==> flow/design.v <==
module dffhr (d, r, clk, q);
  parameter WIDTH = 1;
  input 			r;
  input 			clk;
  input 	[WIDTH-1:0] 	d;
  output 	[WIDTH-1:0] 	q;
  reg 		[WIDTH-1:0] 	q;
  always @ (posedge clk) 
    if ( r ) 
      q <= {WIDTH{1'b0}};
    else
      q <= d;
endmodule  
module sha1_round (cv_in, w, round, cv_out);
   input [159:0] cv_in;
   input [31:0]  w;
   input [6:0]   round;
   output [159:0] cv_out;
   reg [31:0]     k;
   reg [31:0]     f;
   wire [31:0]    a_shift;
   wire [31:0]    b_shift;
   wire [31:0]    add_result;
   wire [31:0]    a = cv_in[159:128];
   wire [31:0]    b = cv_in[127:96];
   wire [31:0]    c = cv_in[95:64];
   wire [31:0]    d = cv_in[63:32];
   wire [31:0]    e = cv_in[31:0];
   always @(round)
     begin
        k = 32'd0;
        if ((round >= 7'd0) && (round <= 7'd19))
          k = 32'h5A827999;
        if ((round >= 7'd20) && (round <= 7'd39))
          k = 32'h6ED9EBA1;
        if ((round >= 7'd40) && (round <= 7'd59))
          k = 32'h8F1BBCDC;
        if ((round >= 7'd60) && (round <= 7'd79))
          k = 32'hCA62C1D6;
     end  
   always @(round or b or c or d)
     begin
        f = 32'd0;
        if ((round >= 7'd0) && (round <= 7'd19))
          f = ((b & c) | (~b & d));
        if ((round >= 7'd20) && (round <= 7'd39))
          f = (b ^ c ^ d);
        if ((round >= 7'd40) && (round <= 7'd59))
          f = ((b & c) | (b & d) | (c & d));
        if ((round >= 7'd60) && (round <= 7'd79))
          f = (b ^ c ^ d);
     end  
   assign a_shift = {a[26:0], a[31:27]};
   assign b_shift = {b[1:0], b[31:2]};
   assign add_result = (a_shift + ((f + k) + (e + w)));
   assign cv_out = {add_result, a, b_shift, c, d};
endmodule  
module sha1_exec(clk, reset, start, data_in, load_in, cv, 
  use_prev_cv, busy, out_valid, cv_next);
   input clk, reset;     
   input start;
   input [31:0] data_in;
   input load_in;
   input [159:0] cv;
   input use_prev_cv;
   output        busy;
   output        out_valid;
   output [159:0] cv_next;  
   reg            busy;         
   reg            out_valid;    
   reg [6:0]      rnd_cnt_d;    
   wire [6:0]     rnd_cnt_q;    
   wire [159:0]   rnd_d;        
   wire [159:0]   rnd_q;
   wire [159:0]   sha1_round_wire;   
   wire [159:0]   cv_d;         
   wire [159:0]   cv_q;         
   wire [159:0]   cv_next_d;    
   wire [159:0]   cv_next_q;
   parameter      IDLE = 2'b00;
   parameter      CALC = 2'b01;
   parameter      VALID_OUT = 2'b10;
   parameter      VALID_OUT2 = 2'b11;
   wire [1:0]     state; 
   reg [1:0]      next_state;
   wire [511:0]   w_d;
   wire [511:0]   w_q;
   wire [511:0]   w_temp;
   wire [31:0]    w;    
   wire [31:0]    w_gen_temp = w_temp[511:480] ^ w_temp[447:416] ^ 
                  w_temp[255:224] ^ w_temp[95:64];  
   wire [31:0]    w_gen = {w_gen_temp[30:0], w_gen_temp[31]};
   assign         w_d = ((load_in == 1'b1) ? w_temp :
                  ((rnd_cnt_q < 7'd15) ? w_temp : 
                  {w_gen, w_temp[479:0]}));
   assign w_temp = (state == CALC) ? {w_q[479:0], w_q[511:480]} : 
     ((load_in == 1'b1) ? {w_q[479:0], data_in} : w_q);
   assign w = w_q[511:480];
   sha1_round sha1_round(.cv_in(rnd_q), .w(w), .round(rnd_cnt_q),
                           .cv_out(sha1_round_wire));
   assign         rnd_d = ((state == CALC) ? sha1_round_wire : 
     (use_prev_cv == 1'b1) ? cv_next_q : cv);
   assign         cv_d = ((state == CALC) ? cv_q : 
     (use_prev_cv == 1'b1) ? cv_next_q : cv);
   assign         cv_next_d = (state == VALID_OUT) ? 
                                ({cv_q[159:128] + rnd_q[159:128],
                                  cv_q[127:96] + rnd_q[127:96],
                                  cv_q[95:64] + rnd_q[95:64],
                                  cv_q[63:32] + rnd_q[63:32],
                                  cv_q[31:0] + rnd_q[31:0]}) :
                                  (cv_next_q);
   assign         cv_next = cv_next_q;
   always @(state or start or rnd_cnt_q)
     begin
        out_valid = 1'b0;       
        busy = 1'b0;
        rnd_cnt_d = 7'b0000000;
        case (state)
          IDLE : begin
             out_valid = 1'b0;
             rnd_cnt_d = 7'b0000000;
             if (start) begin
                busy = 1'b1;
                next_state = CALC;
             end
             else begin
                busy = 1'b1;
                next_state = IDLE;
             end
          end  
          CALC : begin
             busy = 1'b1;
             out_valid = 1'b0;
             if (start) begin
                next_state = IDLE;
                rnd_cnt_d = 7'd0000000;
             end
             else if (rnd_cnt_q == 7'd79) begin
                next_state = VALID_OUT;
                rnd_cnt_d = 7'd0000000;
             end
             else begin
                next_state = CALC;
                rnd_cnt_d = rnd_cnt_q + 7'd0000001;
             end
          end  
          VALID_OUT : begin
             busy = 1'b1;
             out_valid = 1'b0;       
             if (start) begin
                next_state = IDLE;
                rnd_cnt_d = 7'd0000000;
             end else begin
                next_state = VALID_OUT2;
             end
          end     
          VALID_OUT2 : begin
             busy = 1'b0;
             out_valid = 1'b1;
             if (start) begin
                next_state = CALC;
             end
             else begin
                next_state = IDLE;
             end
          end
          default : begin
             next_state = IDLE;
          end
        endcase
     end          
   dffhr #(7) rnd_cnt_reg (.d(rnd_cnt_d), .q(rnd_cnt_q),
                           .clk(clk), .r(reset));
   dffhr #(2) state_reg (.d(next_state), .q(state), 
                         .clk(clk), .r(reset)); 
   dffhr #(512) w_reg (.d(w_d), .q(w_q), .clk(clk), .r(reset));
   dffhr #(160) cv_reg (.d(cv_d), .q(cv_q), .clk(clk), .r(reset));
   dffhr #(160) rnd_reg (.d(rnd_d), .q(rnd_q), .clk(clk), .r(reset));
   dffhr #(160) cv_next_reg (.d(cv_next_d), .q(cv_next_q),
                             .clk(clk), .r(reset));   
endmodule  
## Tool chain data of sha1_exec

Tool output for the design above, in the order of the flow.
Lines are those of the file above, counted from 1.
Library cell names are shortened.
Not given: n/a

- Top module: sha1_exec
- Clock input: clk
- Standard-cell library: sky130hd
- Timing corner: tt_025C_1v80

## After elaboration

Source: Yosys, flattened and elaborated, memories not mapped. Widths are those after wreduce; folded enables and synchronous resets count as part of the registers. Registers that Yosys merges into a memory's read port (data or address) are not register bits. Print and check cells do not count. Equal cells are merged and count once.

- Input port bits: 197
- Elaborated cells: 74
- Bits in registers: 1001
- Output and inout port bits: 162

- $add $sub $neg: 10
- Multiplexer cells: 24
- Bitwise operators: 13
- Order comparisons: 9
- Equal/unequal tests: 4
- Reductions and logical operators: 8

Operators by type and width:

| cell | count |
|---|---|
| 512-bit two-way mux | 4 |
| 160-bit two-way mux | 2 |
| 32-bit adder | 9 |
| 32-bit two-way mux | 6 |
| 32-bit bitwise XOR | 5 |
| 32-bit bitwise AND | 4 |
| 32-bit OR | 3 |
| 31-bit two-way mux | 2 |
| 32-bit NOT | 1 |
| 7-bit by 6-bit greater-or-equal comparator with 1-bit output (second input constant) | 2 |
| 7-bit by 6-bit less-or-equal comparator with 1-bit output (second input constant) | 2 |
| 7-bit case mux with 2-bit select | 1 |
| 7-bit two-way mux | 2 |
| 7-bit by 1-bit adder with 7-bit output (second input constant) | 1 |
| 7-bit by 1-bit greater-or-equal comparator with 1-bit output (second input constant) | 1 |
| 7-bit by 4-bit < comparator with 1-bit output (second input constant) | 1 |
| 7-bit by 5-bit greater-or-equal comparator with 1-bit output (second input constant) | 1 |
| 7-bit by 5-bit less-or-equal comparator with 1-bit output (second input constant) | 1 |
| 7-bit less-or-equal comparator (second input constant) | 1 |
| 7-bit equality test (second input constant) | 1 |
| 3-bit OR reduction | 2 |
| 2-bit case mux with 3-bit select | 1 |
| 2-bit two-way mux | 3 |
| 1-bit logical AND | 4 |
| 2-bit equality test (second input constant) | 2 |
| 1-bit case mux with 2-bit select | 2 |
| 2-bit by 1-bit equality test with 1-bit output (second input constant) | 1 |
| 2-bit zero test | 1 |

Other operator kinds: 2; their cells: 2.

## Longest topological paths

Yosys ltp: most cells in a row. Word level: on the elaborated netlist, between registers, memories and ports. Mapped: between sequential cells and ports; inverters and the memories' decode and read muxes count.

- Word-level depth: 11
- ABC_AREA: 1
- Depth in mapped cells: 33
- Gate-level depth less buffers: 32

## Mapped cells and area

Source: synth_stat.txt of the flow (Yosys; design flattened, memories mapped). It holds for the ABC_AREA given above (unset counts as 0); a run with the other value may have another netlist.

- Sequential area: 20079.3 um^2
- Synthesis area: 52323.9 um^2
- Buffers: 376
- Mapped cells: 7224
- Flip-flop cells: 1003

Cells by type:

| cell type | count | total area (um^2) |
|---|---|---|
| dfxtp_1 | 1003 | 2.01E+04 |
| a21oi_1 | 966 | 4.83E+03 |
| o21ai_0 | 926 | 4.63E+03 |
| nand2_1 | 976 | 3.66E+03 |
| nor2_1 | 934 | 3.51E+03 |
| inv_1 | 925 | 3472.08 |
| fa_1 | 126 | 2.52E+03 |
| ha_1 | 192 | 2.4E+03 |
| clkbuf_1 | 312 | 1.17E+03 |
| xnor2_1 | 113 | 989.699 |
| nand3_1 | 186 | 930.893 |
| xor2_1 | 101 | 884.598 |
| o211ai_1 | 54 | 405.389 |
| mux2i_1 | 27 | 270.259 |
| o21bai_1 | 34 | 255.245 |
| o221ai_1 | 27 | 236.477 |
| nand4_1 | 34 | 212.704 |
| nor3_1 | 37 | 185.178 |

Other cell types: 33; their cells: 251.

## Timing after synthesis

Source: OpenSTA report_checks on the synthesized netlist (no wires, ideal clock, input and output delay 20% of the period each), path of least setup slack; recovery checks are left aside. Register names are those of the netlist, which keeps one name where synthesis merged equal registers.

- Kind: reg-to-reg
- From: register rnd_cnt_reg.q[0]
- To: register rnd_reg.q[157]
- Setup time: 132 ps
- Buffers on the path: 2
- Period: 8000 ps
- Arrival: 4615 ps
- Time at the first pin: 0 ps
- Path delay: 4747 ps
- Slack: 3252 ps
- Driving pins on the path: 32
- Required time: 7868 ps
- Synthesis period reached: 4748 ps

"path delay" = arrival - input delay + setup time.
"driving pins on the path" counts driving pins, that of a launching flip-flop among them; a cell with two outputs on the path counts twice.
"synthesis period reached" = period - worst setup slack (recovery checks aside). The figure is calculated, with input and output delays left at 20% of the set period.
Between the ends stands the longest chain of elaborated cells between them, by number of cells; it is not shown to be the way that was timed. Of several equally long chains one is given.
A line is the first line of the expression or statement that the cell stems from. Yosys adds cells for indexed reads and writes and turns some case tables into memories.

- Path through: dfxtp_1 -> ha_1 -> inv_1 -> nor2_2 -> nand3_1 -> nand2_1 -> nor2_2 -> buf_6 -> nand2_4 -> buf_2 -> a21oi_1 -> o21ai_0 -> o221ai_1 -> fa_1 -> fa_1 -> fa_1 -> inv_1 -> ha_1 -> inv_1 -> fa_1 -> inv_1 -> nand2_1 -> nand3_1 -> nand2_1 -> nand2_1 -> inv_1 -> o21ai_0 -> nand2_1 -> nand2_1 -> nand2_1 -> nand3_1 -> a21oi_1
- Length of the longest elaborated chain: 10
- Elaborated cells on any way between the ends: 24
- Those cells by class: add/sub: 3; compare: 8; mux: 9; reduce/logical: 4

RTL lines, path post-synthesis:

| element | line | RTL |
|---|---|---|
| from (decl) | 6 | `output [WIDTH-1:0] q;` |
| from (assign) | 10 | `q <= {WIDTH{1'b0}};` |
| from (assign) | 12 | `q <= d;` |
| 7-bit by 1-bit greater-or-equal comparator with 1-bit output | 44 | `if ((round >= 7'd0) && (round <= 7'd19))` |
| 1-bit logical AND | 44 |  |
| 32-bit two-way mux | 44 |  |
| 32-bit two-way mux | 46 | `if ((round >= 7'd20) && (round <= 7'd39))` |
| 32-bit two-way mux | 48 | `if ((round >= 7'd40) && (round <= 7'd59))` |
| 32-bit two-way mux | 50 | `if ((round >= 7'd60) && (round <= 7'd79))` |
| 32-bit adder (3 in a row) | 55 | `assign add_result = (a_shift + ((f + k) + (e + w)));` |
| 160-bit two-way mux | 101 | `assign         rnd_d = ((state == CALC) ? sha1_round_wire :` |
| to (assign) | 10 |  |
| to (assign) | 12 |  |
| to (decl) | 6 |  |

## Timing after layout

From the final timing report of run A: the path of least setup slack in the routed layout; clock arrival at registers is part of the times.
The path's times are printed in steps of 10 ps; the period is the one set.

- Kind: reg-to-reg
- From: register rnd_cnt_reg.q[3]
- To: register rnd_reg.q[159]
- Driving pins on the path: 26
- Setup time: 50 ps
- Required time: 12350 ps
- Buffers on the path: 1
- Slack: 5620 ps
- Arrival: 6740 ps
- Time at the first pin: 720 ps
- Period: 11700 ps

Between the ends stands the longest chain of elaborated cells between them, by number of cells; it is not shown to be the way that was timed. Of several equally long chains one is given.

- Path through: dfxtp_1 -> nand2_1 -> nor2_1 -> nand2_1 -> nand2_1 -> nand2_1 -> nand2_1 -> buf_4 -> inv_1 -> a221oi_1 -> fa_1 -> inv_1 -> fa_1 -> inv_1 -> fa_1 -> inv_1 -> ha_1 -> nand2_1 -> nor3_1 -> nand2_1 -> or2_2 -> nand3_1 -> inv_1 -> nand3_1 -> nand3_1 -> a21oi_1
- Length of the longest elaborated chain: 10
- Elaborated cells on any way between the ends: 24
- Those cells by class: add/sub: 3; compare: 8; mux: 9; reduce/logical: 4

RTL lines, path after layout:

| element | line | RTL |
|---|---|---|
| from (decl) | 6 | `output [WIDTH-1:0] q;` |
| from (assign) | 10 | `q <= {WIDTH{1'b0}};` |
| from (assign) | 12 | `q <= d;` |
| 7-bit by 1-bit greater-or-equal comparator with 1-bit output | 44 | `if ((round >= 7'd0) && (round <= 7'd19))` |
| 1-bit logical AND | 44 |  |
| 32-bit two-way mux | 44 |  |
| 32-bit two-way mux | 46 | `if ((round >= 7'd20) && (round <= 7'd39))` |
| 32-bit two-way mux | 48 | `if ((round >= 7'd40) && (round <= 7'd59))` |
| 32-bit two-way mux | 50 | `if ((round >= 7'd60) && (round <= 7'd79))` |
| 32-bit adder (3 in a row) | 55 | `assign add_result = (a_shift + ((f + k) + (e + w)));` |
| 160-bit two-way mux | 101 | `assign         rnd_d = ((state == CALC) ? sha1_round_wire :` |
| to (assign) | 10 |  |
| to (assign) | 12 |  |
| to (decl) | 6 |  |

## Implementation results

Design sha1_exec on sky130hd. What follows are 5 stored runs of the flow, each under its own settings; their order means nothing. The constraints put input and output delay at 20% of the set period each and load the outputs with 0.01 pF.
"period achieved" means the clock period less the worst setup slack. The figure is calculated, with input and output delays left at 20% of the set period.
"worst path time": the worst setup path's part of the clock period (all of it between registers, 20% less for each end at a port) less its slack. A launch clock that arrives late makes it longer, a capture clock that arrives late makes it shorter.
"worst path time" is known to 10 ps.

### Run A

Settings: `ABC_AREA=1`, `CAP_MARGIN=30`, `CELL_PAD_IN_SITES_DETAIL_PLACEMENT=1`, `CELL_PAD_IN_SITES_GLOBAL_PLACEMENT=1`, `CORE_ASPECT_RATIO=1.34`, `CORE_MARGIN=9`, `CORE_UTILIZATION=37`, `CTS_CLUSTER_DIAMETER=221`, `CTS_CLUSTER_SIZE=36`, `GPL_ROUTABILITY_DRIVEN=1`, `GPL_TIMING_DRIVEN=0`, `HOLD_SLACK_MARGIN=0.01`, `MAX_ROUTING_LAYER=met4`, `PLACE_DENSITY_LB_ADDON=0.19`, `SETUP_SLACK_MARGIN=-0.16`, `period_ns=11.7`, `SLEW_MARGIN=20`

- Synthesized cell area: 52323.9 um^2
- Die outline area: 155422.0 um^2
- Standard-cell area after layout: 59429.5 um^2
- Smallest setup slack: 5618 ps
- Period achieved: 6082 ps
- Worst path time: 6080 ps
- Class of the worst setup path: reg-to-reg

### Run B

Settings: `CAP_MARGIN=30`, `CELL_PAD_IN_SITES_GLOBAL_PLACEMENT=1`, `CORE_ASPECT_RATIO=1.34`, `CORE_UTILIZATION=37`, `CTS_CLUSTER_SIZE=36`, `GPL_ROUTABILITY_DRIVEN=1`, `MAX_ROUTING_LAYER=met4`, `PLACE_DENSITY_LB_ADDON=0.19`, `SETUP_SLACK_MARGIN=-0.91`, `period_ns=11.0`, `CORE_MARGIN=2`, `SLEW_MARGIN=20`

- Synthesized cell area: 50936.4 um^2
- Die outline area: 140682.0 um^2
- Standard-cell area after layout: 59554.6 um^2
- Smallest setup slack: 3705 ps
- Period achieved: 7295 ps
- Worst path time: 7290 ps
- Class of the worst setup path: reg-to-reg

### Run C

Settings: `ABC_AREA=1`, `CAP_MARGIN=30`, `CELL_PAD_IN_SITES_DETAIL_PLACEMENT=1`, `CELL_PAD_IN_SITES_GLOBAL_PLACEMENT=1`, `CORE_ASPECT_RATIO=1.34`, `CORE_MARGIN=9`, `CORE_UTILIZATION=60`, `CTS_CLUSTER_DIAMETER=221`, `CTS_CLUSTER_SIZE=94`, `GPL_ROUTABILITY_DRIVEN=1`, `GPL_TIMING_DRIVEN=0`, `HOLD_SLACK_MARGIN=0.01`, `MAX_ROUTING_LAYER=met4`, `MIN_ROUTING_LAYER=met2`, `PLACE_DENSITY_LB_ADDON=0.19`, `SETUP_SLACK_MARGIN=-0.16`, `period_ns=11.7`, `SLEW_MARGIN=20`

Stopped before the end: placement reported FLW-0024.

### Run D

Settings: `ABC_AREA=1`, `CAP_MARGIN=30`, `CELL_PAD_IN_SITES_DETAIL_PLACEMENT=1`, `CELL_PAD_IN_SITES_GLOBAL_PLACEMENT=1`, `CORE_ASPECT_RATIO=1.34`, `CORE_MARGIN=9`, `CORE_UTILIZATION=60`, `CTS_CLUSTER_DIAMETER=233`, `CTS_CLUSTER_SIZE=94`, `GPL_ROUTABILITY_DRIVEN=1`, `GPL_TIMING_DRIVEN=0`, `HOLD_SLACK_MARGIN=0.01`, `MAX_ROUTING_LAYER=met4`, `MIN_ROUTING_LAYER=met1`, `PLACE_DENSITY_LB_ADDON=0.29`, `SETUP_SLACK_MARGIN=0.42`, `period_ns=11.7`, `SLEW_MARGIN=20`

Stopped before the end: placement reported FLW-0024.

### Run E

Settings: `CAP_MARGIN=25`, `CORE_ASPECT_RATIO=0.52`, `CORE_UTILIZATION=35`, `CTS_CLUSTER_DIAMETER=291`, `GPL_ROUTABILITY_DRIVEN=0`, `GPL_TIMING_DRIVEN=0`, `MAX_ROUTING_LAYER=met5`, `MIN_ROUTING_LAYER=met1`, `PLACE_DENSITY_LB_ADDON=0.26`, `SLEW_MARGIN=10`, `TNS_END_PERCENT=70`, `period_ns=4.93`, `CORE_MARGIN=2`

- Synthesized cell area: 50936.4 um^2
- Die outline area: 148765.0 um^2
- Standard-cell area after layout: 62232.2 um^2
- Smallest setup slack: -1464 ps
- Period achieved: 6394 ps
- Worst path time: 6390 ps
- Class of the worst setup path: reg-to-reg
